==> flow/design.v <==
package code_defs_pkg;
    typedef enum logic [1:0]
        { SYNC_DATA = 2'b10
        , SYNC_CTL = 2'b01
        } sync_t;
    typedef enum logic [7:0]
        { BT_IDLE = 8'h1e
        , BT_O4   = 8'h2d
        , BT_S4   = 8'h33
        , BT_O0S4 = 8'h66
        , BT_O0O4 = 8'h55
        , BT_S0   = 8'h78
        , BT_O0   = 8'h4b
        , BT_T0   = 8'h87
        , BT_T1   = 8'h99
        , BT_T2   = 8'haa
        , BT_T3   = 8'hb4
        , BT_T4   = 8'hcc
        , BT_T5   = 8'hd2
        , BT_T6   = 8'he1
        , BT_T7   = 8'hff
        } block_type_t;
    typedef enum logic [6:0]
        { CC_IDLE = 7'b00
        , CC_LPI = 7'h06
        , CC_ERROR = 7'h1e
        , CC_RES0 = 7'h2d
        , CC_RES1 = 7'h33
        , CC_RES2 = 7'h4b
        , CC_RES3 = 7'h55
        , CC_RES4 = 7'h66
        , CC_RES5 = 7'h78
        } control_code_t;
    typedef enum logic [3:0]
        { OC_SEQ = 4'h0
        , OC_SIG = 4'hf
        } o_code_t;
    typedef enum logic [7:0]
        { RS_IDLE = 8'h07
        , RS_LPI = 8'h06
        , RS_START = 8'hfb
        , RS_TERM = 8'hfd
        , RS_ERROR = 8'hfe
        , RS_OSEQ = 8'h9c
        , RS_RES0 = 8'h1c
        , RS_RES1 = 8'h3c
        , RS_RES2 = 8'h7c
        , RS_RES3 = 8'hbc
        , RS_RES4 = 8'hdc
        , RS_RES5 = 8'hf7
        , RS_OSIG = 8'h5c
        } rs_code_t;
    typedef enum logic [7:0]
        { MAC_PRE = 8'h55
        , MAC_SFD = 8'hd5
        } mac_code_t;
    function automatic logic [7:0] control_to_rs_code(logic [6:0] icode);
        case (icode)
            CC_IDLE:    control_to_rs_code = RS_IDLE;
            CC_LPI:     control_to_rs_code = RS_LPI;
            CC_ERROR:   control_to_rs_code = RS_ERROR;
            CC_RES0:    control_to_rs_code = RS_RES0;
            CC_RES1:    control_to_rs_code = RS_RES1;
            CC_RES2:    control_to_rs_code = RS_RES2;
            CC_RES3:    control_to_rs_code = RS_RES3;
            CC_RES4:    control_to_rs_code = RS_RES4;
            CC_RES5:    control_to_rs_code = RS_RES5;
            default: begin
                control_to_rs_code = RS_IDLE;
            end
        endcase
    endfunction
    function automatic logic [3:0] rs_to_cc_ocode (input logic [7:0] rs_code);
        rs_to_cc_ocode = rs_code == RS_OSEQ ? OC_SEQ : OC_SIG;
    endfunction
    function automatic logic [7:0] cc_to_rs_ocode (input logic [3:0] cc_ocode);
        cc_to_rs_ocode = cc_ocode == OC_SEQ ? RS_OSEQ : RS_OSIG;
    endfunction
endpackage
`timescale 1ns/1ps
`default_nettype none
module slicing_crc #(
    parameter int SLICE_LENGTH = 4,
    parameter bit [31:0] INITIAL_CRC = 32'hFFFFFFFF,
    parameter bit INVERT_OUTPUT = 1,
    parameter bit REGISTER_OUTPUT = 1
) (
    input wire i_clk,
    input wire i_reset,
    input wire [8*SLICE_LENGTH-1:0] i_data,
    input wire [SLICE_LENGTH-1:0] i_valid,
    output wire [31:0] o_crc
);
    logic [31:0] crc_reg;
    logic [31:0] crc_next;
    function automatic logic [31:0] crc_byte(input logic [31:0] crc, input logic [7:0] data);
        logic [31:0] c;
        c = crc ^ {24'd0, data};
        for (int b = 0; b < 8; b++) begin
            c = c[0] ? ((c >> 1) ^ 32'hEDB88320) : (c >> 1);
        end
        crc_byte = c;
    endfunction
    always_comb begin
        crc_next = crc_reg;
        for (int n = 0; n < SLICE_LENGTH; n++) begin
            if (i_valid[n]) begin
                crc_next = crc_byte(crc_next, i_data[8*n +: 8]);
            end
        end
    end
    always_ff @(posedge i_clk)
    if (i_reset) begin
        crc_reg <= INITIAL_CRC;
    end else begin
        crc_reg <= crc_next;
    end
    generate if (REGISTER_OUTPUT) begin: l_reg_out
        assign o_crc = INVERT_OUTPUT ? ~crc_reg : crc_reg;
    end else begin: l_comb_out
        assign o_crc = INVERT_OUTPUT ? ~crc_next : crc_next;
    end endgenerate
endmodule
`timescale 1ns/1ps
`default_nettype none
module scrambler #(
    parameter bit DESCRAMBLE = 0,
    localparam int DATA_WIDTH = 32
) (
    input wire i_clk,
    input wire i_reset,
    input wire i_init_done,
    input wire i_pause,
    input wire [DATA_WIDTH-1:0] i_data,
    output wire [DATA_WIDTH-1:0] o_data
);
    /*verilator lint_off UNUSED*/
    logic[127:0] scrambler_data;
    /*verilator lint_on UNUSED*/
    logic [127:0] next_scrambler_data;
    logic [95:0] next_scrambler_data_split;
    always_ff @(posedge i_clk) begin
        if (i_reset || !i_init_done) begin
            scrambler_data <= '1;
        end
        else if (!i_pause) begin
            scrambler_data <= next_scrambler_data;
        end
    end
    assign next_scrambler_data_split = {scrambler_data[DATA_WIDTH +: 128 - DATA_WIDTH]};
    assign next_scrambler_data = DESCRAMBLE ? {i_data, next_scrambler_data_split} :
                                                {o_data, next_scrambler_data_split};
    generate
        for (genvar gi = 0; gi < DATA_WIDTH; gi++) begin: l_assign_odata
            assign o_data[gi] = next_scrambler_data_split[(64-DATA_WIDTH) + 6+gi] ^ next_scrambler_data_split[(64-DATA_WIDTH) + 25+gi] ^ i_data[gi];
        end
    endgenerate
endmodule
`timescale 1ns/1ps
`default_nettype none
module rx_gearbox #(
    parameter bit REGISTER_OUTPUT = 1,
    localparam int DATA_WIDTH = 32,
    localparam int HEADER_WIDTH = 2,
    localparam int SEQUENCE_WIDTH = 6
) (
    input wire i_clk,
    input wire i_reset,
    input wire [DATA_WIDTH-1:0] i_data,
    input wire i_slip,
    output logic [DATA_WIDTH-1:0] o_data,
    output logic [HEADER_WIDTH-1:0] o_header,
    output logic o_data_valid,
    output logic o_header_valid
);
    localparam int BUF_SIZE = 2*DATA_WIDTH + HEADER_WIDTH + 1;  
    logic [SEQUENCE_WIDTH-1:0] gearbox_seq;
    logic half_slip;
    always_ff @(posedge i_clk)
    if (i_reset) begin
        gearbox_seq <= '0;
        half_slip <= '0;
    end else begin
        if (!i_slip) begin
            gearbox_seq <= gearbox_seq < 32 ? gearbox_seq + 1 : '0;
        end
        if (i_slip) begin
            half_slip <= ~half_slip;
        end
    end
    logic [BUF_SIZE-1:0] obuf, next_obuf;
    wire frame_word;
    logic [6:0] current_data_idx;
    function automatic logic [6:0] data_idxs(input logic [SEQUENCE_WIDTH-1:0] seq);
        case (seq)
            0: data_idxs = 0;
            1: data_idxs = 32;
            2: data_idxs = 64;
            3: data_idxs = 30;
            4: data_idxs = 62;
            5: data_idxs = 28;
            6: data_idxs = 60;
            7: data_idxs = 26;
            8: data_idxs = 58;
            9: data_idxs = 24;
            10: data_idxs = 56;
            11: data_idxs = 22;
            12: data_idxs = 54;
            13: data_idxs = 20;
            14: data_idxs = 52;
            15: data_idxs = 18;
            16: data_idxs = 50;
            17: data_idxs = 16;
            18: data_idxs = 48;
            19: data_idxs = 14;
            20: data_idxs = 46;
            21: data_idxs = 12;
            22: data_idxs = 44;
            23: data_idxs = 10;
            24: data_idxs = 42;
            25: data_idxs = 8;
            26: data_idxs = 40;
            27: data_idxs = 6;
            28: data_idxs = 38;
            29: data_idxs = 4;
            30: data_idxs = 36;
            31: data_idxs = 2;
            32: data_idxs = 34;
            default: data_idxs = 0;
        endcase
    endfunction
    assign frame_word = (half_slip) ? !gearbox_seq[0] && gearbox_seq != SEQUENCE_WIDTH'(32) : 
                                        !gearbox_seq[0];
    assign current_data_idx = data_idxs(gearbox_seq);
    generate for (genvar gi = 0; gi < BUF_SIZE; gi++) begin: l_assign_obuf
        always @(*) begin
            next_obuf[gi] = obuf[gi];
            if (gi == BUF_SIZE - 1) begin
                next_obuf[gi] = next_obuf[0];  
            end else begin
                if (frame_word) begin
                    if (gearbox_seq != 0 && gi >= current_data_idx) begin
                        next_obuf[gi] = i_data[gi - current_data_idx];
                    end else if (gi < DATA_WIDTH - gearbox_seq) begin
                        next_obuf[gi] = i_data[gi + gearbox_seq];
                    end
                end else begin
                    if (gi >= current_data_idx && gi < current_data_idx + 32) begin
                        next_obuf[gi] = i_data[gi - current_data_idx];
                    end
                end
            end
        end
    end endgenerate
    always_ff @(posedge i_clk)
    if (i_reset) begin
        obuf <= '0;
    end else begin
        obuf <= next_obuf;
    end
    wire [DATA_WIDTH-1:0] odata_int;
    wire [HEADER_WIDTH-1:0] oheader_int;
    wire odata_valid_int;
    wire oheader_valid_int;
    assign odata_valid_int = half_slip ? gearbox_seq != 31 : gearbox_seq != 0;
    assign oheader_int = half_slip ? next_obuf[2:1] : next_obuf[1:0];
    assign oheader_valid_int = !frame_word && odata_valid_int;
    assign odata_int = half_slip ? (!frame_word ? next_obuf[34:3] : next_obuf[66:35]) :
                               (!frame_word ? next_obuf[33:2] : next_obuf[65:34]);
    generate if (REGISTER_OUTPUT) begin: l_register_output
        always_ff @(posedge i_clk)
        if (i_reset) begin
            o_data_valid <= '0;
            o_header <= '0;
            o_header_valid <= '0;
            o_data <= '0;
        end else begin
            o_data_valid <= odata_valid_int;
            o_header <= (oheader_valid_int) ? oheader_int : o_header;
            o_header_valid <= oheader_valid_int;
            o_data <= (odata_valid_int) ? odata_int : o_data;
        end
    end else begin: l_comb_output
        assign o_data_valid = odata_valid_int;
        assign o_header = oheader_int;
        assign o_header_valid = oheader_valid_int;
        assign o_data = odata_int;
    end endgenerate
endmodule
`timescale 1ns/1ps
`default_nettype none
module lock_state(
    input wire i_clk,
    input wire i_reset,
    input wire [1:0] i_header,
    input wire i_valid,
    output wire o_slip
);
    typedef enum logic[3:0] { LOCK_INIT, RESET_CNT, TEST_SH,
        VALID_SH, INVALID_SH, GOOD_64, SLIP} lock_state_t;
    lock_state_t state, next_state;
    /*verilator lint_off UNUSED*/
    logic rx_block_lock, test_sh, slip_done;
    /*verilator lint_on UNUSED*/
    logic [15:0] sh_cnt, sh_invalid_cnt;
    wire sh_valid;
    assign sh_valid = (i_header[1] ^ i_header[0]);
    assign o_slip = (state == SLIP);
    always_ff @(posedge i_clk) begin
        if (i_reset) begin
            state <= LOCK_INIT;
        end else begin
            state <= next_state;
        end
    end
    always_comb begin
        case (state)
            LOCK_INIT: begin
                next_state = RESET_CNT;
            end
            RESET_CNT: begin
                next_state = TEST_SH;
            end
            TEST_SH: begin
                if (!i_valid) begin
                    next_state = TEST_SH;
                end if (sh_valid) begin
                    next_state = VALID_SH;
                end else begin
                    next_state = INVALID_SH;
                end
            end
            VALID_SH: begin
                if (!i_valid) begin
                    next_state = VALID_SH;
                end if (sh_cnt == 64 && sh_invalid_cnt == 0) begin
                    next_state = GOOD_64;
                end else if (sh_cnt == 64 && sh_invalid_cnt != 0) begin
                    next_state = RESET_CNT;
                end else if (sh_cnt < 64 && !sh_valid) begin
                    next_state = INVALID_SH;
                end else begin
                    next_state = VALID_SH;
                end
            end
            INVALID_SH: begin
                if (!i_valid) begin
                    next_state = INVALID_SH;
                end if (sh_cnt == 64 && sh_invalid_cnt < 16) begin
                    next_state = RESET_CNT;
                end else if (sh_invalid_cnt == 16) begin
                    next_state = SLIP;
                end else if (sh_cnt < 64 && !sh_valid) begin
                    next_state = INVALID_SH;
                end else begin
                    next_state = VALID_SH;
                end
            end
            GOOD_64: begin
                next_state = RESET_CNT;
            end
            SLIP: begin
                next_state = RESET_CNT;
            end
            default: begin
                next_state = LOCK_INIT;
            end
            endcase
    end
    always_ff @(posedge i_clk) begin
        if (i_reset) begin
            rx_block_lock <= 1'b0;
            test_sh <= 1'b0;
            sh_cnt <= 0;
            sh_invalid_cnt <= 0;
            slip_done <= 1'b0;
        end else begin
            case (state)
                LOCK_INIT: begin
                    rx_block_lock <= 1'b0;
                    test_sh <= 1'b0;
                end
                RESET_CNT: begin
                    sh_cnt <= 0;
                    sh_invalid_cnt <= 0;
                    slip_done <= 1'b0;
                end
                TEST_SH: begin
                    test_sh <= 1'b0;
                end
                VALID_SH: begin
                    sh_cnt <= (i_valid) ? sh_cnt + 1 : sh_cnt;
                end
                INVALID_SH: begin
                    sh_cnt <= (i_valid) ? sh_cnt + 1 : sh_cnt;
                    sh_invalid_cnt <= (i_valid) ? sh_invalid_cnt + 1 : sh_invalid_cnt;
                end
                GOOD_64: begin
                    rx_block_lock <= 1'b0;
                end
                SLIP: begin
                    rx_block_lock <= 1'b0;
                end
                default: begin
                    rx_block_lock <= 1'b0;
                    test_sh <= 1'b0;
                    sh_cnt <= 0;
                    sh_invalid_cnt <= 0;
                    slip_done <= 1'b0;
                end
            endcase
        end
    end
endmodule
`timescale 1ns/1ps
`default_nettype none
import code_defs_pkg::*;
module decoder #(
    localparam int DATA_WIDTH = 32,
    localparam int DATA_NBYTES = DATA_WIDTH / 8
) (
    input wire i_reset,
    input wire i_rxc,
    input wire [DATA_WIDTH-1:0] i_rxd,
    input wire [1:0] i_rx_header,
    input wire i_rx_data_valid,
    input wire i_rx_header_valid,
    output wire [DATA_WIDTH-1:0] o_rxd,
    output wire [DATA_NBYTES-1:0] o_rxctl
);
    typedef struct packed {
        logic [63:0] odata;
        logic [7:0] octl;
        logic frame_valid;
    } xgmii_data_ctl_t;
    logic [DATA_WIDTH-1:0] delayed_i_rxd;
    wire [63:0] internal_irxd;
    xgmii_data_ctl_t decoded_frame;
    wire output_decode_frame;
    /*verilator lint_off UNUSED*/
    logic [63:0] internal_orxd;
    logic [7:0] internal_orxctl;
    wire frame_valid;
    /*verilator lint_on UNUSED*/
    always_ff @(posedge i_rxc) begin
        if (i_reset) begin
            delayed_i_rxd <= '0;
            internal_orxd <= '0;
            internal_orxctl <= '0;
        end else begin
            if (i_rx_data_valid) begin
                delayed_i_rxd <= i_rxd;
                if (output_decode_frame) begin  
                    internal_orxd <= decoded_frame.odata;
                    internal_orxctl <= decoded_frame.octl;
                end
            end
        end
    end
    assign internal_irxd = {i_rxd, delayed_i_rxd};
    assign output_decode_frame = !i_rx_header_valid  && i_rx_data_valid;  
    assign frame_valid = decoded_frame.frame_valid;
    assign o_rxd = !output_decode_frame ? internal_orxd[32 +: 32] : decoded_frame.odata[0 +: 32];
    assign o_rxctl = !output_decode_frame ? internal_orxctl[4 +: 4] : decoded_frame.octl[0 +: 4];
    function automatic logic [7:0] local_control_to_rs_code(input logic [6:0] icode);
        case (icode)
            CC_IDLE:    local_control_to_rs_code = RS_IDLE;
            CC_LPI:     local_control_to_rs_code = RS_LPI;
            CC_ERROR:   local_control_to_rs_code = RS_ERROR;
            CC_RES0:    local_control_to_rs_code = RS_RES0;
            CC_RES1:    local_control_to_rs_code = RS_RES1;
            CC_RES2:    local_control_to_rs_code = RS_RES2;
            CC_RES3:    local_control_to_rs_code = RS_RES3;
            CC_RES4:    local_control_to_rs_code = RS_RES4;
            CC_RES5:    local_control_to_rs_code = RS_RES5;
            default: begin
                local_control_to_rs_code = RS_IDLE;
            end
        endcase
    endfunction
    function automatic logic [7:0] local_cc_to_rs_ocode(input logic [3:0] cc_ocode);
        local_cc_to_rs_ocode = cc_ocode == OC_SEQ ? RS_OSEQ : RS_OSIG;
    endfunction
    function automatic logic [63:0] control_code_to_rs_lane(input logic [63:0] idata, input bit [7:0] lanes);
        control_code_to_rs_lane = {8{RS_ERROR}};
        for (int i = 0; i < 8; i++) begin
            if (lanes[7-i] == 1) begin
                control_code_to_rs_lane[8*i +: 8] = local_control_to_rs_code(idata[8 + (7*i) +: 7]);
            end
        end
    endfunction
    function automatic logic [72:0] decode_frame(input logic [63:0] idata, input logic [1:0] iheader);
        logic [63:0] odata;
        logic [7:0] octl;
        logic frame_valid;
        odata = '0;
        octl = '0;
        frame_valid = 1;
        if (iheader == SYNC_DATA) begin
            odata = idata;
            octl = '0;
        end else begin
            case (idata[7:0])
                BT_IDLE: begin
                    odata = control_code_to_rs_lane(idata, 8'hFF);
                    octl = '1;
                end
                BT_O4: begin
                    odata = control_code_to_rs_lane(idata, 8'hF0);
                    odata[63:40] = idata[63:40];
                    odata[39:32] = local_cc_to_rs_ocode(idata[39:36]);
                    octl = 8'h1F;
                end
                BT_S4: begin
                    odata = control_code_to_rs_lane(idata, 8'hF0);
                    odata[63:40] = idata[63:40];
                    odata[39:32] = RS_START;
                    octl = 8'h1F;
                end
                BT_O0S4: begin
                    odata[63:40] = idata[63:40];
                    odata[39:32] = RS_START;
                    odata[31: 8] = idata[31: 8];
                    odata[ 7: 0] = local_cc_to_rs_ocode(idata[35:32]);
                    octl = 8'h11;
                end
                BT_O0O4: begin
                    odata[63:40] = idata[63:40];
                    odata[39:32] = local_cc_to_rs_ocode(idata[35:32]);
                    odata[31: 8] = idata[31: 8];
                    odata[ 7: 0] = local_cc_to_rs_ocode(idata[39:36]);
                    octl = 8'h11;
                end
                BT_S0: begin
                    odata[63: 8] = idata[63: 8];
                    odata[ 7: 0] = RS_START;
                    octl = 8'h01;
                end
                BT_O0: begin
                    odata = control_code_to_rs_lane(idata, 8'h0F);
                    odata[31: 8] = idata[31: 8];
                    odata[ 7: 0] = local_cc_to_rs_ocode(idata[35:32]);
                    octl = 8'hF1;
                end
                BT_T0: begin
                    odata = control_code_to_rs_lane(idata, 8'h7F);
                    odata[ 7: 0] = RS_TERM;
                    octl = 8'hFF;
                end
                BT_T1: begin
                    odata = control_code_to_rs_lane(idata, 8'h3F);
                    odata[ 7: 0] = idata[15: 8];
                    odata[15: 8] = RS_TERM;
                    octl = 8'hFE;
                end
                BT_T2: begin
                    odata = control_code_to_rs_lane(idata, 8'h1F);
                    odata[15: 0] = idata[23: 8];
                    odata[23:16] = RS_TERM;
                    octl = 8'hFC;
                end
                BT_T3: begin
                    odata = control_code_to_rs_lane(idata, 8'h0F);
                    odata[23: 0] = idata[31: 8];
                    odata[31:24] = RS_TERM;
                    octl = 8'hF8;
                end
                BT_T4: begin
                    odata = control_code_to_rs_lane(idata, 8'h07);
                    odata[31: 0] = idata[39: 8];
                    odata[39:32] = RS_TERM;
                    octl = 8'hF0;
                end
                BT_T5: begin
                    odata = control_code_to_rs_lane(idata, 8'h03);
                    odata[39: 0] = idata[47: 8];
                    odata[47:40] = RS_TERM;
                    octl = 8'hE0;
                end
                BT_T6: begin
                    odata = control_code_to_rs_lane(idata, 8'h01);
                    odata[47: 0] = idata[55: 8];
                    odata[55:48] = RS_TERM;
                    octl = 8'hC0;
                end
                BT_T7: begin
                    odata[55: 0] = idata[63: 8];
                    odata[63:56] = RS_TERM;
                    octl = 8'h80;
                end
                default: begin
                    octl = 8'hFF;
                    odata[63:0] = {8{RS_ERROR}};
                    frame_valid = 0;
                end
            endcase
        end
        decode_frame = {odata, octl, frame_valid};
    endfunction
    assign decoded_frame = decode_frame(internal_irxd, i_rx_header);
endmodule
`timescale 1ns/1ps
`default_nettype none
import code_defs_pkg::*;
module rx_mac #(
    localparam int DATA_WIDTH = 32,
    localparam int DATA_NBYTES = DATA_WIDTH / 8
) (
    input wire i_reset,
    input wire i_clk,
    input wire [DATA_WIDTH-1:0] i_xgmii_rxd,
    input wire [DATA_NBYTES-1:0] i_xgmii_rxc,
    input wire i_phy_rx_valid,
    input wire [DATA_NBYTES-1:0] i_term_loc,
    output logic [DATA_WIDTH-1:0] m00_axis_tdata,
    output logic [DATA_NBYTES-1:0] m00_axis_tkeep,
    output logic m00_axis_tvalid,
    output logic m00_axis_tlast,
    output logic m00_axis_tuser
);
    typedef enum logic[1:0] {IDLE, PREAMBLE, DATA, TERM} rx_state_t;
    rx_state_t rx_state, rx_next_state;
    wire sfd_found;
    logic [DATA_NBYTES-1:0] start_keep;
    logic sfd_found_del;
    wire start_valid;
    wire term_found;
    wire [DATA_NBYTES-1:0] term_keep;
    wire ctl_found;
    wire data_invalid;
    wire  rx_crc_reset;
    logic [DATA_WIDTH-1:0] rx_crc_input_del;
    logic [31:0] rx_calc_crc;
    logic [31:0] rx_captured_crc;
    logic [DATA_NBYTES-1:0] crc_input_valid;
    logic [DATA_NBYTES-1:0] rx_crc_input_valid_del;
    always_ff @(posedge i_clk)
    if (i_reset) begin
        rx_state <= IDLE;
    end else begin
        rx_state <= rx_next_state;
    end
    always @(*) begin
        m00_axis_tdata = i_xgmii_rxd;
        case (rx_state)
            IDLE: begin
                rx_next_state = (sfd_found) ? DATA : IDLE;
                m00_axis_tvalid = '0;
                m00_axis_tlast = '0;
                m00_axis_tkeep = '0;
                m00_axis_tuser = '0;
            end
            DATA: begin
                if (i_phy_rx_valid && (term_found || ctl_found || data_invalid)) begin
                    rx_next_state = IDLE;
                end else begin
                    rx_next_state = DATA;
                end
                m00_axis_tvalid = i_phy_rx_valid && !data_invalid && (!sfd_found_del || (sfd_found_del && start_valid));
                m00_axis_tlast = rx_next_state == IDLE;
                m00_axis_tkeep = sfd_found_del ? start_keep :
                                    term_found ? term_keep  :
                                                '1;
                m00_axis_tuser = term_found && (rx_calc_crc == rx_captured_crc);
            end
            default: begin
                rx_next_state = IDLE;
                m00_axis_tvalid = '0;
                m00_axis_tlast = '0;
                m00_axis_tkeep = '0;
                m00_axis_tuser = '0;
            end
        endcase
    end
    assign ctl_found = |i_xgmii_rxc;
    assign data_invalid = (i_xgmii_rxc[3] && i_xgmii_rxd[31:24] == RS_ERROR) ||
                            (i_xgmii_rxc[2] && i_xgmii_rxd[23:16] == RS_ERROR) ||
                            (i_xgmii_rxc[1] && i_xgmii_rxd[15: 8] == RS_ERROR) ||
                            (i_xgmii_rxc[0] && i_xgmii_rxd[ 7: 0] == RS_ERROR);
    assign sfd_found = i_phy_rx_valid && (i_xgmii_rxd == {{3{8'h55}}, RS_START}) && (i_xgmii_rxc == 4'b1);
    always_ff @(posedge i_clk)  
    if (i_reset) begin
        sfd_found_del <= '0;
    end else begin
        sfd_found_del <= (i_phy_rx_valid) ? sfd_found : sfd_found_del;
    end
    assign term_found = |i_term_loc;
    assign start_keep = 4'b0000;
    assign start_valid = 1'b0;  
    generate for (genvar gi = 0; gi < DATA_NBYTES; gi++) begin: l_term_keep
        assign term_keep[gi] = (1 << gi) < i_term_loc ? 1'b1 : 1'b0;
    end endgenerate
    always_ff @(posedge i_clk)
    if (i_reset) begin
        rx_crc_input_del <= '0;
        rx_crc_input_valid_del <= '0;
    end else begin
        rx_crc_input_del <= i_phy_rx_valid ? m00_axis_tdata : rx_crc_input_del;
        rx_crc_input_valid_del <= i_phy_rx_valid ? m00_axis_tkeep : rx_crc_input_valid_del;
    end
    always @(*) begin
        if (!i_phy_rx_valid) begin
            crc_input_valid = {DATA_NBYTES{1'b0}};
        end else if (!term_found) begin
            crc_input_valid = rx_crc_input_valid_del;
        end else begin
            case (i_term_loc)
                1: crc_input_valid = 4'b0000;
                2: crc_input_valid = 4'b0001;
                4: crc_input_valid = 4'b0011;
                8: crc_input_valid = 4'b0111;
                default: crc_input_valid = 4'b1111;
            endcase
        end
        case (i_term_loc)
            1: rx_captured_crc = rx_crc_input_del;
            2: rx_captured_crc = {i_xgmii_rxd[0+:8], rx_crc_input_del[8+:24]};
            4: rx_captured_crc = {i_xgmii_rxd[0+:16], rx_crc_input_del[16+:16]};
            8: rx_captured_crc = {i_xgmii_rxd[0+:24], rx_crc_input_del[24+:8]};
            default: rx_captured_crc = i_xgmii_rxd;
        endcase
    end
    assign rx_crc_reset = rx_state == IDLE;
    slicing_crc #(
        .SLICE_LENGTH(DATA_NBYTES),
        .INITIAL_CRC(32'hFFFFFFFF),
        .INVERT_OUTPUT(1),
        .REGISTER_OUTPUT(0)
    ) u_rx_crc (
        .i_clk(i_clk),
        .i_reset(rx_crc_reset),
        .i_data(rx_crc_input_del),
        .i_valid(crc_input_valid),
        .o_crc(rx_calc_crc)
    );
endmodule
`timescale 1ns/1ps
`default_nettype none
import code_defs_pkg::*;
module eth_rx (
    input wire i_clk,
    input wire i_reset,
    input wire [31:0] i_xver_rx_data,
    output logic [31:0] m00_axis_tdata,
    output logic [3:0] m00_axis_tkeep,
    output logic m00_axis_tvalid,
    output logic m00_axis_tlast,
    output logic m00_axis_tuser
);
    wire [31:0] rx_gearbox_data_out, rx_descrambled_data;
    wire [1:0] rx_header;
    wire rx_data_valid, rx_header_valid;
    wire rx_gearbox_slip;
    wire [31:0] rx_decoded_data;
    wire [3:0] rx_decoded_ctl;
    rx_gearbox #(.REGISTER_OUTPUT(1))
    u_rx_gearbox (
        .i_clk(i_clk),
        .i_reset(i_reset),
        .i_data(i_xver_rx_data),
        .i_slip(rx_gearbox_slip),
        .o_data(rx_gearbox_data_out),
        .o_header(rx_header),
        .o_data_valid(rx_data_valid),
        .o_header_valid(rx_header_valid)
    );
    lock_state u_lock_state(
        .i_clk(i_clk),
        .i_reset(i_reset),
        .i_header(rx_header),
        .i_valid(rx_header_valid),
        .o_slip(rx_gearbox_slip)
    );
    scrambler #(
        .DESCRAMBLE(1)
    ) u_descrambler(
        .i_clk(i_clk),
        .i_reset(i_reset),
        .i_init_done(!i_reset),
        .i_pause(!rx_data_valid),
        .i_data(rx_gearbox_data_out),
        .o_data(rx_descrambled_data)
    );
    decoder u_decoder(
        .i_reset(i_reset),
        .i_rxc(i_clk),
        .i_rxd(rx_descrambled_data),
        .i_rx_header(rx_header),
        .i_rx_data_valid(rx_data_valid),
        .i_rx_header_valid(rx_header_valid),
        .o_rxd(rx_decoded_data),
        .o_rxctl(rx_decoded_ctl)
    );
    wire [3:0] early_term_loc;
    generate for (genvar gi = 0; gi < 4; gi++) begin: l_early_term_loc
        assign early_term_loc[gi] = rx_data_valid && rx_decoded_data[gi*8 +: 8] == RS_TERM && rx_decoded_ctl[gi];
    end endgenerate
    logic [31:0] xgmii_rx_data;
    logic [3:0] xgmii_rx_ctl;
    logic phy_rx_valid;
    logic [3:0] term_loc;
    always_ff @(posedge i_clk)
    if (i_reset) begin
        xgmii_rx_data <= '0;
        xgmii_rx_ctl <= '0;
        phy_rx_valid <= '0;
        term_loc <= '0;
    end else begin
        xgmii_rx_data <= rx_decoded_data;
        xgmii_rx_ctl <= rx_decoded_ctl;
        phy_rx_valid <= rx_data_valid;
        term_loc <= early_term_loc;
    end
    wire [31:0] rx_tdata;
    wire [3:0] rx_tkeep;
    wire rx_tvalid;
    wire rx_tlast;
    wire rx_tuser;
    rx_mac u_rx (
        .i_reset(i_reset),
        .i_clk(i_clk),
        .i_xgmii_rxd(xgmii_rx_data),
        .i_xgmii_rxc(xgmii_rx_ctl),
        .i_phy_rx_valid(phy_rx_valid),
        .i_term_loc(term_loc),
        .m00_axis_tdata(rx_tdata),
        .m00_axis_tkeep(rx_tkeep),
        .m00_axis_tvalid(rx_tvalid),
        .m00_axis_tlast(rx_tlast),
        .m00_axis_tuser(rx_tuser)
    );
    always_ff @(posedge i_clk)
    if (i_reset) begin
        m00_axis_tdata <= '0;
        m00_axis_tkeep <= '0;
        m00_axis_tvalid <= '0;
        m00_axis_tlast <= '0;
        m00_axis_tuser <= '0;
    end else begin
        m00_axis_tdata <= rx_tdata;
        m00_axis_tkeep <= rx_tkeep;
        m00_axis_tvalid <= rx_tvalid;
        m00_axis_tlast <= rx_tlast;
        m00_axis_tuser <= rx_tuser;
    end
endmodule
Reports on eth_rx --
Module eth_rx before and after one edit of its RTL, step after step. Lines under "before" count in the file above, lines under "after" in the edited file. "difference" is "after" less "before", of the values as shown; "rel. change" is that difference over "before", in percent. A cell with n/a has no value.
Inputs: design top eth_rx, clock input i_clk, library sky130hd, timing corner tt_025C_1v80

Diff --
Unified diff, file above to edited file. This change comes from a script, not from a designer; no optimisation was intended.
begin of diff
@@ -303,5 +303,5 @@
     logic rx_block_lock, test_sh, slip_done;
     /*verilator lint_on UNUSED*/
-    logic [15:0] sh_cnt, sh_invalid_cnt;
+    logic [31:0] sh_cnt, sh_invalid_cnt;
     wire sh_valid;
     assign sh_valid = (i_header[1] ^ i_header[0]);
end of diff

Word-level counts --
Yosys after proc, flatten, opt, wreduce and memory -nomap, before mapping. Print and check cells are not counted. Memory sizes are those after Yosys's memory passes, which may raise the word count (mostly to a power of two), join words into wider ones and drop unused or constant bits.
Storage and ports:
- register bits | before 528, after 560, difference +32, rel. change +6.06%
- word width x clocked read ports | before 6, after 6, difference 0, rel. change 0.00%
- elaborated cells | before 1280, after 1280, difference 0, rel. change 0.00%
- memories kept | before 1, after 1, difference 0, rel. change 0.00%
- input port bits | before 34, after 34, difference 0, rel. change 0.00%
- output and inout bits | before 39, after 39, difference 0, rel. change 0.00%
- memory bits (read-only) | before 384, after 384, difference 0, rel. change 0.00%
Memories:
- words x width with read and write ports | before 64x6 r1 w0, after 64x6 r1 w0
Cells by class:
- $lt $le $gt $ge | before 205, after 205, difference 0, rel. change 0.00%
- shift operators | before 132, after 132, difference 0, rel. change 0.00%
- reductions and logical operators | before 206, after 206, difference 0, rel. change 0.00%
- bitwise operators | before 106, after 106, difference 0, rel. change 0.00%
- add/sub/neg operators | before 136, after 136, difference 0, rel. change 0.00%
- eq/ne operators | before 108, after 108, difference 0, rel. change 0.00%
- muxes and demuxes | before 358, after 358, difference 0, rel. change 0.00%
Operators with widths:
- 32-bit two-way mux | before 40, after 42, difference +2, rel. change +5.00%
- 16-bit by 1-bit adder with 16-bit output (second input constant) | before 2, after 0, difference -2, rel. change -100.00%
- 16-bit two-way mux | before 2, after 0, difference -2, rel. change -100.00%
- 16-bit parallel mux with 2-bit select | before 2, after 0, difference -2, rel. change -100.00%
- 32-bit by 1-bit adder with 32-bit output (second input constant) | before 0, after 2, difference +2
- 32-bit parallel mux with 2-bit select | before 0, after 2, difference +2
- 16-bit by 5-bit == test with 1-bit output (second input constant) | before 1, after 0, difference -1, rel. change -100.00%
- 16-bit by 7-bit == test with 1-bit output (second input constant) | before 1, after 0, difference -1, rel. change -100.00%
- 16-bit zero test | before 1, after 0, difference -1, rel. change -100.00%
- 16-bit by 5-bit less-than comparator with 1-bit output (second input constant) | before 1, after 0, difference -1, rel. change -100.00%
- 16-bit by 7-bit less-than comparator with 1-bit output (second input constant) | before 1, after 0, difference -1, rel. change -100.00%
- 16-bit nonzero test | before 1, after 0, difference -1, rel. change -100.00%
- 32-bit by 5-bit == test with 1-bit output (second input constant) | before 0, after 1, difference +1
- 32-bit by 7-bit == test with 1-bit output (second input constant) | before 0, after 1, difference +1
- 32-bit zero test | before 0, after 1, difference +1
- 32-bit by 5-bit less-than comparator with 1-bit output (second input constant) | before 0, after 1, difference +1
- 32-bit by 7-bit less-than comparator with 1-bit output (second input constant) | before 0, after 1, difference +1
- 32-bit nonzero test | before 0, after 1, difference +1
Unchanged operator kinds not shown: 94.

Longest topological paths --
Depth = most cells in a row (Yosys ltp): at word level without a register or memory, in the mapped netlist without a sequential cell, where the memories' decode and read muxes count.
Logic depth:
- depth after elaboration | before 75, after 75, difference 0, rel. change 0.00%
- ABC_AREA | before 0, after 0
- gate-level depth with buffers | before 22, after 21, difference -1, rel. change -4.55%
- depth with buffers taken out | before 17, after 18, difference +1, rel. change +5.88%

Netlist --
Source: synth_stat.txt of the flow (Yosys; design flattened, memories mapped). It holds for the ABC_AREA given above (unset counts as 0); a run with the other value may have another netlist.
Synthesis totals:
- area of sequential cells (mm^2) | before 0.0086283, after 0.0092689, difference +0.0006406, rel. change +7.42%
- cell area after synthesis (mm^2) | before 0.0368166, after 0.0373245, difference +0.0005079, rel. change +1.38%
- flip-flop cells | before 431, after 463, difference +32, rel. change +7.42%
- standard cells after synthesis | before 4754, after 4884, difference +130, rel. change +2.73%
Cells by type:
- sky130_fd_sc_hd__nand2_1 | before 533, after 616, difference +83, rel. change +15.57%
- sky130_fd_sc_hd__mux2i_1 | before 248, after 211, difference -37, rel. change -14.92%
- sky130_fd_sc_hd__o21ai_0 | before 244, after 280, difference +36, rel. change +14.75%
- sky130_fd_sc_hd__nor3_1 | before 152, after 117, difference -35, rel. change -23.03%
- sky130_fd_sc_hd__dfxtp_1 | before 431, after 463, difference +32, rel. change +7.42%
- sky130_fd_sc_hd__xnor2_1 | before 277, after 306, difference +29, rel. change +10.47%
- sky130_fd_sc_hd__a21oi_1 | before 344, after 365, difference +21, rel. change +6.10%
- sky130_fd_sc_hd__mux4_2 | before 58, after 40, difference -18, rel. change -31.03%
- sky130_fd_sc_hd__and3_1 | before 29, after 45, difference +16, rel. change +55.17%
- sky130_fd_sc_hd__o211ai_1 | before 22, after 37, difference +15, rel. change +68.18%
- sky130_fd_sc_hd__xor2_1 | before 124, after 138, difference +14, rel. change +11.29%
- sky130_fd_sc_hd__xnor3_1 | before 50, after 36, difference -14, rel. change -28.00%
- sky130_fd_sc_hd__a211oi_1 | before 81, after 93, difference +12, rel. change +14.81%
- sky130_fd_sc_hd__or3_1 | before 22, after 34, difference +12, rel. change +54.55%
- sky130_fd_sc_hd__a221o_1 | before 9, after 20, difference +11, rel. change +122.22%
- sky130_fd_sc_hd__o311a_1 | before 2, after 12, difference +10, rel. change +500.00%
- sky130_fd_sc_hd__nand4_1 | before 37, after 46, difference +9, rel. change +24.32%
- sky130_fd_sc_hd__a21o_1 | before 35, after 26, difference -9, rel. change -25.71%
Unchanged cell types not shown: 9. The list need not be complete. By module: a second synthesis without flattening, with its own total; a netlist apart from the flattened one above.
Second synthesis, totals:
- cells (unflattened synthesis) | before 4638, after 4803, difference +165, rel. change +3.56%
- area total of the unflattened synthesis (mm^2) | before 0.0386621, after 0.0400271, difference +0.0013650, rel. change +3.53%
Rows give one instance, submodules left out.
Modules, before:
- rx_gearbox (REGISTER_OUTPUT=1) | sequential area 0.0023022 mm^2, cells 1887, area 0.0145978 mm^2, instances 1
- decoder | sequential area 0.0013613 mm^2, cells 916, area 0.0067189 mm^2, instances 1
- slicing_crc | sequential area 0.0006406 mm^2, cells 683, area 0.0066088 mm^2, instances 1
- rx_mac | sequential area 0.0007807 mm^2, cells 479, area 0.0038149 mm^2, instances 1
- scrambler (DESCRAMBLE=1) | sequential area 0.0011611 mm^2, cells 252, area 0.00263 mm^2, instances 1
- eth_rx | sequential area 0.0016015 mm^2, cells 183, area 0.0022547 mm^2, instances 1
- lock_state | sequential area 0.0007807 mm^2, cells 238, area 0.002037 mm^2, instances 1
Modules, after:
- rx_gearbox (REGISTER_OUTPUT=1) | sequential area 0.0023022 mm^2, cells 1887, area 0.0145978 mm^2, instances 1
- decoder | sequential area 0.0013613 mm^2, cells 916, area 0.0067189 mm^2, instances 1
- slicing_crc | sequential area 0.0006406 mm^2, cells 683, area 0.0066088 mm^2, instances 1
- rx_mac | sequential area 0.0007807 mm^2, cells 479, area 0.0038149 mm^2, instances 1
- lock_state | sequential area 0.0014214 mm^2, cells 403, area 0.003402 mm^2, instances 1
- scrambler (DESCRAMBLE=1) | sequential area 0.0011611 mm^2, cells 252, area 0.00263 mm^2, instances 1
- eth_rx | sequential area 0.0016015 mm^2, cells 183, area 0.0022547 mm^2, instances 1

Timing after synthesis --
Source: OpenSTA report_checks on the synthesized netlist (no wires, ideal clock, input and output delay 20% of the period each), path of least setup slack; recovery checks are left aside. Register names are those of the netlist, which keeps one name where synthesis merged equal registers.
Path post-synthesis:
- path kind | before reg-to-reg, after reg-to-reg
- start | before reg u_rx.rx_crc_input_del[2], after reg u_rx.u_rx_crc.crc_reg[1]
- end | before reg m00_axis_tuser, after reg m00_axis_tuser
- slack (ps) | before 1081, after 961, difference -120
- path delay (ps) | before 5419, after 5539, difference +120, rel. change +2.21%
- data arrival time (ps) | before 5316, after 5451, difference +135, rel. change +2.54%
- stages | before 20, after 20, difference 0, rel. change 0.00%
- required time (ps) | before 6397, after 6412, difference +15, rel. change +0.23%
- path buffers | before 2, after 1, difference -1, rel. change -50.00%
- time at the first pin (ps) | before 0, after 0, difference 0
- clock period (ps) | before 6500, after 6500, difference 0, rel. change 0.00%
- synthesis period reached (ps) | before 5419, after 5539, difference +120, rel. change +2.21%
"path delay" = arrival - input delay + setup time. "stages": output pins that drive a net of the path, with the launching flip-flop's if there is one; two outputs of one cell count as two. "synthesis period reached" = period - worst setup slack (recovery checks aside). The figure is calculated, with input and output delays left at 20% of the set period. Between the ends stands the longest chain of elaborated cells between them, by number of cells; it is not shown to be the way that was timed. Of several equally long chains one is given. Each line given opens the expression or statement behind the cell; cells for indexed reads and writes are added by Yosys, which also makes memories of some case tables.
Between the ends, post-synthesis, before: cell sequence sky130_fd_sc_hd__dfxtp_1 -> sky130_fd_sc_hd__xnor3_1 -> sky130_fd_sc_hd__a211o_1 -> sky130_fd_sc_hd__a211oi_4 -> sky130_fd_sc_hd__xnor3_1 -> sky130_fd_sc_hd__xor2_1 -> sky130_fd_sc_hd__a21bo_2 -> sky130_fd_sc_hd__and3_1 -> sky130_fd_sc_hd__buf_2 -> sky130_fd_sc_hd__xnor2_4 -> sky130_fd_sc_hd__xnor3_1 -> sky130_fd_sc_hd__mux2i_1 -> sky130_fd_sc_hd__or2_1 -> sky130_fd_sc_hd__buf_4 -> sky130_fd_sc_hd__xnor3_1 -> sky130_fd_sc_hd__xnor3_1 -> sky130_fd_sc_hd__xor2_1 -> sky130_fd_sc_hd__nor4_1 -> sky130_fd_sc_hd__nand4_1 -> sky130_fd_sc_hd__a2111oi_2, length of the longest elaborated chain 56, elaborated cells on any way between the ends 73, RTL lines with such cells 6, classes of those cells eq/ne (1); mux (37); logic (34); reduce/logical (1)
RTL lines, path post-synthesis, before:
- start, declared | line 632 | logic [DATA_WIDTH-1:0] rx_crc_input_del;
- start, assigned | line 695 | rx_crc_input_del <= '0;
- start, assigned | line 698 | rx_crc_input_del <= i_phy_rx_valid ? m00_axis_tdata : rx_crc_input_del;
- 32-bit by 8-bit bitwise XOR with 32-bit output | line 98 | c = crc ^ {24'd0, data};
- 32-bit two-way mux x3 | line 100 | c = c[0] ? ((c >> 1) ^ 32'hEDB88320) : (c >> 1);
- 13-bit inverter with 14-bit output
- 32-bit two-way mux | line 100
- 13-bit inverter with 14-bit output
- 32-bit two-way mux x2 | line 100
- 13-bit inverter with 14-bit output
- [34 not listed]
- 32-bit two-way mux x3 | line 100
- 13-bit inverter with 14-bit output
- 32-bit two-way mux x4 | line 100
- 32-bit two-way mux | line 107 | if (i_valid[n]) begin
- 32-bit inverter | line 121 | assign o_crc = INVERT_OUTPUT ? ~crc_next : crc_next;
- 32-bit == test | line 664 | m00_axis_tuser = term_found && (rx_calc_crc == rx_captured_crc);
- 1-bit logical AND | line 664
- end, assigned | line 838 | m00_axis_tuser <= '0;
- end, assigned | line 844 | m00_axis_tuser <= rx_tuser;
- end, declared | line 748 | output logic m00_axis_tuser
Between the ends, post-synthesis, after: cell sequence sky130_fd_sc_hd__dfxtp_1 -> sky130_fd_sc_hd__buf_2 -> sky130_fd_sc_hd__xnor2_2 -> sky130_fd_sc_hd__xnor3_1 -> sky130_fd_sc_hd__mux2i_1 -> sky130_fd_sc_hd__xnor2_2 -> sky130_fd_sc_hd__xor3_1 -> sky130_fd_sc_hd__a21oi_4 -> sky130_fd_sc_hd__xor2_2 -> sky130_fd_sc_hd__xor2_1 -> sky130_fd_sc_hd__xor3_1 -> sky130_fd_sc_hd__a21oi_2 -> sky130_fd_sc_hd__xnor2_4 -> sky130_fd_sc_hd__xor2_2 -> sky130_fd_sc_hd__xnor3_1 -> sky130_fd_sc_hd__o32ai_1 -> sky130_fd_sc_hd__nor4_1 -> sky130_fd_sc_hd__o211ai_1 -> sky130_fd_sc_hd__a2111o_1 -> sky130_fd_sc_hd__nor4_2, length of the longest elaborated chain 56, elaborated cells on any way between the ends 73, RTL lines with such cells 5, classes of those cells eq/ne (1); mux (36); logic (35); reduce/logical (1)
RTL lines, path post-synthesis, after:
- start, declared | line 94 | logic [31:0] crc_reg;
- start, assigned | line 114 | crc_reg <= INITIAL_CRC;
- start, assigned | line 116 | crc_reg <= crc_next;
- 32-bit by 8-bit bitwise XOR with 32-bit output | line 98 | c = crc ^ {24'd0, data};
- 32-bit two-way mux x2 | line 100 | c = c[0] ? ((c >> 1) ^ 32'hEDB88320) : (c >> 1);
- 13-bit inverter with 14-bit output
- 32-bit two-way mux | line 100
- 13-bit inverter with 14-bit output
- 32-bit two-way mux x2 | line 100
- 13-bit inverter with 14-bit output
- [34 not listed]
- 32-bit two-way mux x3 | line 100
- 13-bit inverter with 14-bit output
- 32-bit two-way mux x5 | line 100
- 32-bit two-way mux | line 107 | if (i_valid[n]) begin
- 32-bit inverter | line 121 | assign o_crc = INVERT_OUTPUT ? ~crc_next : crc_next;
- 32-bit == test | line 664 | m00_axis_tuser = term_found && (rx_calc_crc == rx_captured_crc);
- 1-bit logical AND | line 664
- end, assigned | line 838 | m00_axis_tuser <= '0;
- end, assigned | line 844 | m00_axis_tuser <= rx_tuser;
- end, declared | line 748 | output logic m00_axis_tuser

Timing after layout --
From the final timing report of the runs of pair 1: the path of least setup slack in the routed layout; clock arrival at registers is part of the times. The path's times are printed in steps of 10 ps; the period is the one set.
Path post-layout:
- path kind | before reg-to-reg, after reg-to-reg
- start | before reg term_loc[0], after reg u_rx.u_rx_crc.crc_reg[0]
- end | before reg m00_axis_tuser, after reg m00_axis_tuser
- data arrival time (ps) | before 6540, after 6590, difference +50, rel. change +0.76%
- time at the first pin (ps) | before 630, after 660, difference +30, rel. change +4.76%
- clock period (ps) | before 6290, after 6290, difference 0, rel. change 0.00%
- slack (ps) | before 280, after 230, difference -50
- required time (ps) | before 6820, after 6830, difference +10, rel. change +0.15%
- stages | before 18, after 21, difference +3, rel. change +16.67%
- path buffers | before 0, after 2, difference +2
Between the ends stands the longest chain of elaborated cells between them, by number of cells; it is not shown to be the way that was timed. Of several equally long chains one is given.
Between the ends, post-layout, before: cell sequence sky130_fd_sc_hd__dfxtp_1 -> sky130_fd_sc_hd__nand2b_1 -> sky130_fd_sc_hd__a21oi_4 -> sky130_fd_sc_hd__mux2i_4 -> sky130_fd_sc_hd__xnor2_4 -> sky130_fd_sc_hd__xnor3_1 -> sky130_fd_sc_hd__xor3_1 -> sky130_fd_sc_hd__mux2i_2 -> sky130_fd_sc_hd__nor3_1 -> sky130_fd_sc_hd__o41ai_1 -> sky130_fd_sc_hd__nand3_1 -> sky130_fd_sc_hd__nor3_1 -> sky130_fd_sc_hd__nor2_1 -> sky130_fd_sc_hd__xor3_1 -> sky130_fd_sc_hd__a22oi_1 -> sky130_fd_sc_hd__o22ai_1 -> sky130_fd_sc_hd__a2111o_1 -> sky130_fd_sc_hd__a2111oi_2, length of the longest elaborated chain 50, elaborated cells on any way between the ends 67, classes of those cells eq/ne (5); mux (32); logic (28); reduce/logical (2)
RTL lines, path post-layout, before:
- start, declared | line 801 | logic [3:0] term_loc;
- start, assigned | line 807 | term_loc <= '0;
- start, assigned | line 812 | term_loc <= early_term_loc;
- 4-bit == test | line 707 | case (i_term_loc)
- 4-bit parallel mux with 4-bit select | line 707
- 4-bit two-way mux | line 704 | end else if (!term_found) begin
- 4-bit two-way mux | line 702 | if (!i_phy_rx_valid) begin
- 32-bit two-way mux | line 107 | if (i_valid[n]) begin
- 32-bit by 8-bit bitwise XOR with 32-bit output | line 98 | c = crc ^ {24'd0, data};
- 13-bit inverter with 14-bit output
- [35 not listed]
- 32-bit two-way mux | line 100 | c = c[0] ? ((c >> 1) ^ 32'hEDB88320) : (c >> 1);
- 13-bit inverter with 14-bit output
- 32-bit two-way mux x2 | line 100
- 32-bit two-way mux | line 107
- 32-bit inverter | line 121 | assign o_crc = INVERT_OUTPUT ? ~crc_next : crc_next;
- 32-bit == test | line 664 | m00_axis_tuser = term_found && (rx_calc_crc == rx_captured_crc);
- 1-bit logical AND | line 664
- end, assigned | line 838 | m00_axis_tuser <= '0;
- end, assigned | line 844 | m00_axis_tuser <= rx_tuser;
- end, declared | line 748 | output logic m00_axis_tuser
Between the ends, post-layout, after: cell sequence sky130_fd_sc_hd__dfxtp_1 -> sky130_fd_sc_hd__xnor2_1 -> sky130_fd_sc_hd__buf_4 -> sky130_fd_sc_hd__xnor2_2 -> sky130_fd_sc_hd__xor3_1 -> sky130_fd_sc_hd__mux2i_4 -> sky130_fd_sc_hd__xnor2_4 -> sky130_fd_sc_hd__xnor3_1 -> sky130_fd_sc_hd__o21ai_4 -> sky130_fd_sc_hd__xor2_2 -> sky130_fd_sc_hd__xnor3_1 -> sky130_fd_sc_hd__mux2i_4 -> sky130_fd_sc_hd__xor2_2 -> sky130_fd_sc_hd__buf_4 -> sky130_fd_sc_hd__xor2_4 -> sky130_fd_sc_hd__xnor2_1 -> sky130_fd_sc_hd__a32o_1 -> sky130_fd_sc_hd__nor4_1 -> sky130_fd_sc_hd__o211ai_1 -> sky130_fd_sc_hd__a2111o_1 -> sky130_fd_sc_hd__nor4_2, length of the longest elaborated chain 56, elaborated cells on any way between the ends 74, RTL lines with such cells 5, classes of those cells eq/ne (1); mux (36); logic (36); reduce/logical (1)
RTL lines, path post-layout, after:
- start, declared | line 94 | logic [31:0] crc_reg;
- start, assigned | line 114 | crc_reg <= INITIAL_CRC;
- start, assigned | line 116 | crc_reg <= crc_next;
- 32-bit by 8-bit bitwise XOR with 32-bit output | line 98 | c = crc ^ {24'd0, data};
- 32-bit two-way mux | line 100 | c = c[0] ? ((c >> 1) ^ 32'hEDB88320) : (c >> 1);
- 13-bit inverter with 14-bit output
- 32-bit two-way mux | line 100
- 13-bit inverter with 14-bit output
- 32-bit two-way mux x2 | line 100
- 13-bit inverter with 14-bit output
- [35 not listed]
- 32-bit two-way mux x2 | line 100
- 13-bit inverter with 14-bit output
- 32-bit two-way mux x6 | line 100
- 32-bit two-way mux | line 107 | if (i_valid[n]) begin
- 32-bit inverter | line 121 | assign o_crc = INVERT_OUTPUT ? ~crc_next : crc_next;
- 32-bit == test | line 664 | m00_axis_tuser = term_found && (rx_calc_crc == rx_captured_crc);
- 1-bit logical AND | line 664
- end, assigned | line 838 | m00_axis_tuser <= '0;
- end, assigned | line 844 | m00_axis_tuser <= rx_tuser;
- end, declared | line 748 | output logic m00_axis_tuser

Flow runs --
Both versions went through the flow (Yosys, OpenROAD) with the same settings in each pair. Constraints: input delay and output delay 20% of the set period each, output load 0.01 pF.
Flow settings, pair 1: period_ns 6.29, CAP_MARGIN 20, CORE_MARGIN 2, CORE_UTILIZATION 40, SLEW_MARGIN 20
Measured results, pair 1:
- full die area (mm^2) | before 0.0944855, after 0.0957717, difference +0.0012862, rel. change +1.36%
- total power of the final layout (µW) | before 10388, after 11007, difference +619, rel. change +5.96%
- worst setup slack after layout (ps) | before 282, after 233, difference -49
- synthesis area (mm^2) | before 0.0368166, after 0.0373245, difference +0.0005079, rel. change +1.38%
- final design utilization (%) | before 45.0, after 44.9, difference -0.1
- total negative slack on setup checks (ps) | before 0, after 0, difference 0
- post-route worst hold slack (ps) | before 446, after 449, difference +3
- standard-cell area after layout (mm^2) | before 0.0410882, after 0.04174, difference +0.0006518, rel. change +1.59%
- period reached (ps) | before 6008, after 6057, difference +49, rel. change +0.82%
Flow settings, pair 2: CELL_PAD_IN_SITES_DETAIL_PLACEMENT 0, CORE_UTILIZATION 37, CTS_CLUSTER_DIAMETER 31, CTS_CLUSTER_SIZE 13, HOLD_SLACK_MARGIN 0.04, PLACE_DENSITY_LB_ADDON 0.06, SETUP_SLACK_MARGIN -0.25, period_ns 3.87, CAP_MARGIN 20, CORE_MARGIN 2, SLEW_MARGIN 20
Measured results, pair 2:
- full die area (mm^2) | before 0.102042, after 0.103433, difference +0.001391, rel. change +1.36%
- total power of the final layout (µW) | before 22625, after 25191, difference +2566, rel. change +11.34%
- worst setup slack after layout (ps) | before -1545, after -1388, difference +157
- synthesis area (mm^2) | before 0.0368166, after 0.0373245, difference +0.0005079, rel. change +1.38%
- final design utilization (%) | before 52.4, after 52.0, difference -0.4
- total negative slack on setup checks (ps) | before -28810, after -23449, difference +5361
- post-route worst hold slack (ps) | before 451, after 362, difference -89
- standard-cell area after layout (mm^2) | before 0.0516233, after 0.0520387, difference +0.0004154, rel. change +0.80%
- period reached (ps) | before 5415, after 5258, difference -157, rel. change -2.90%
By "period reached" is meant the clock period of the run minus its worst setup slack. This is arithmetic on one report: input and output delays are still those of the set period (20% each). "total power of the final layout" rests on the timing tool's default activity at the inputs, not on a simulated workload.
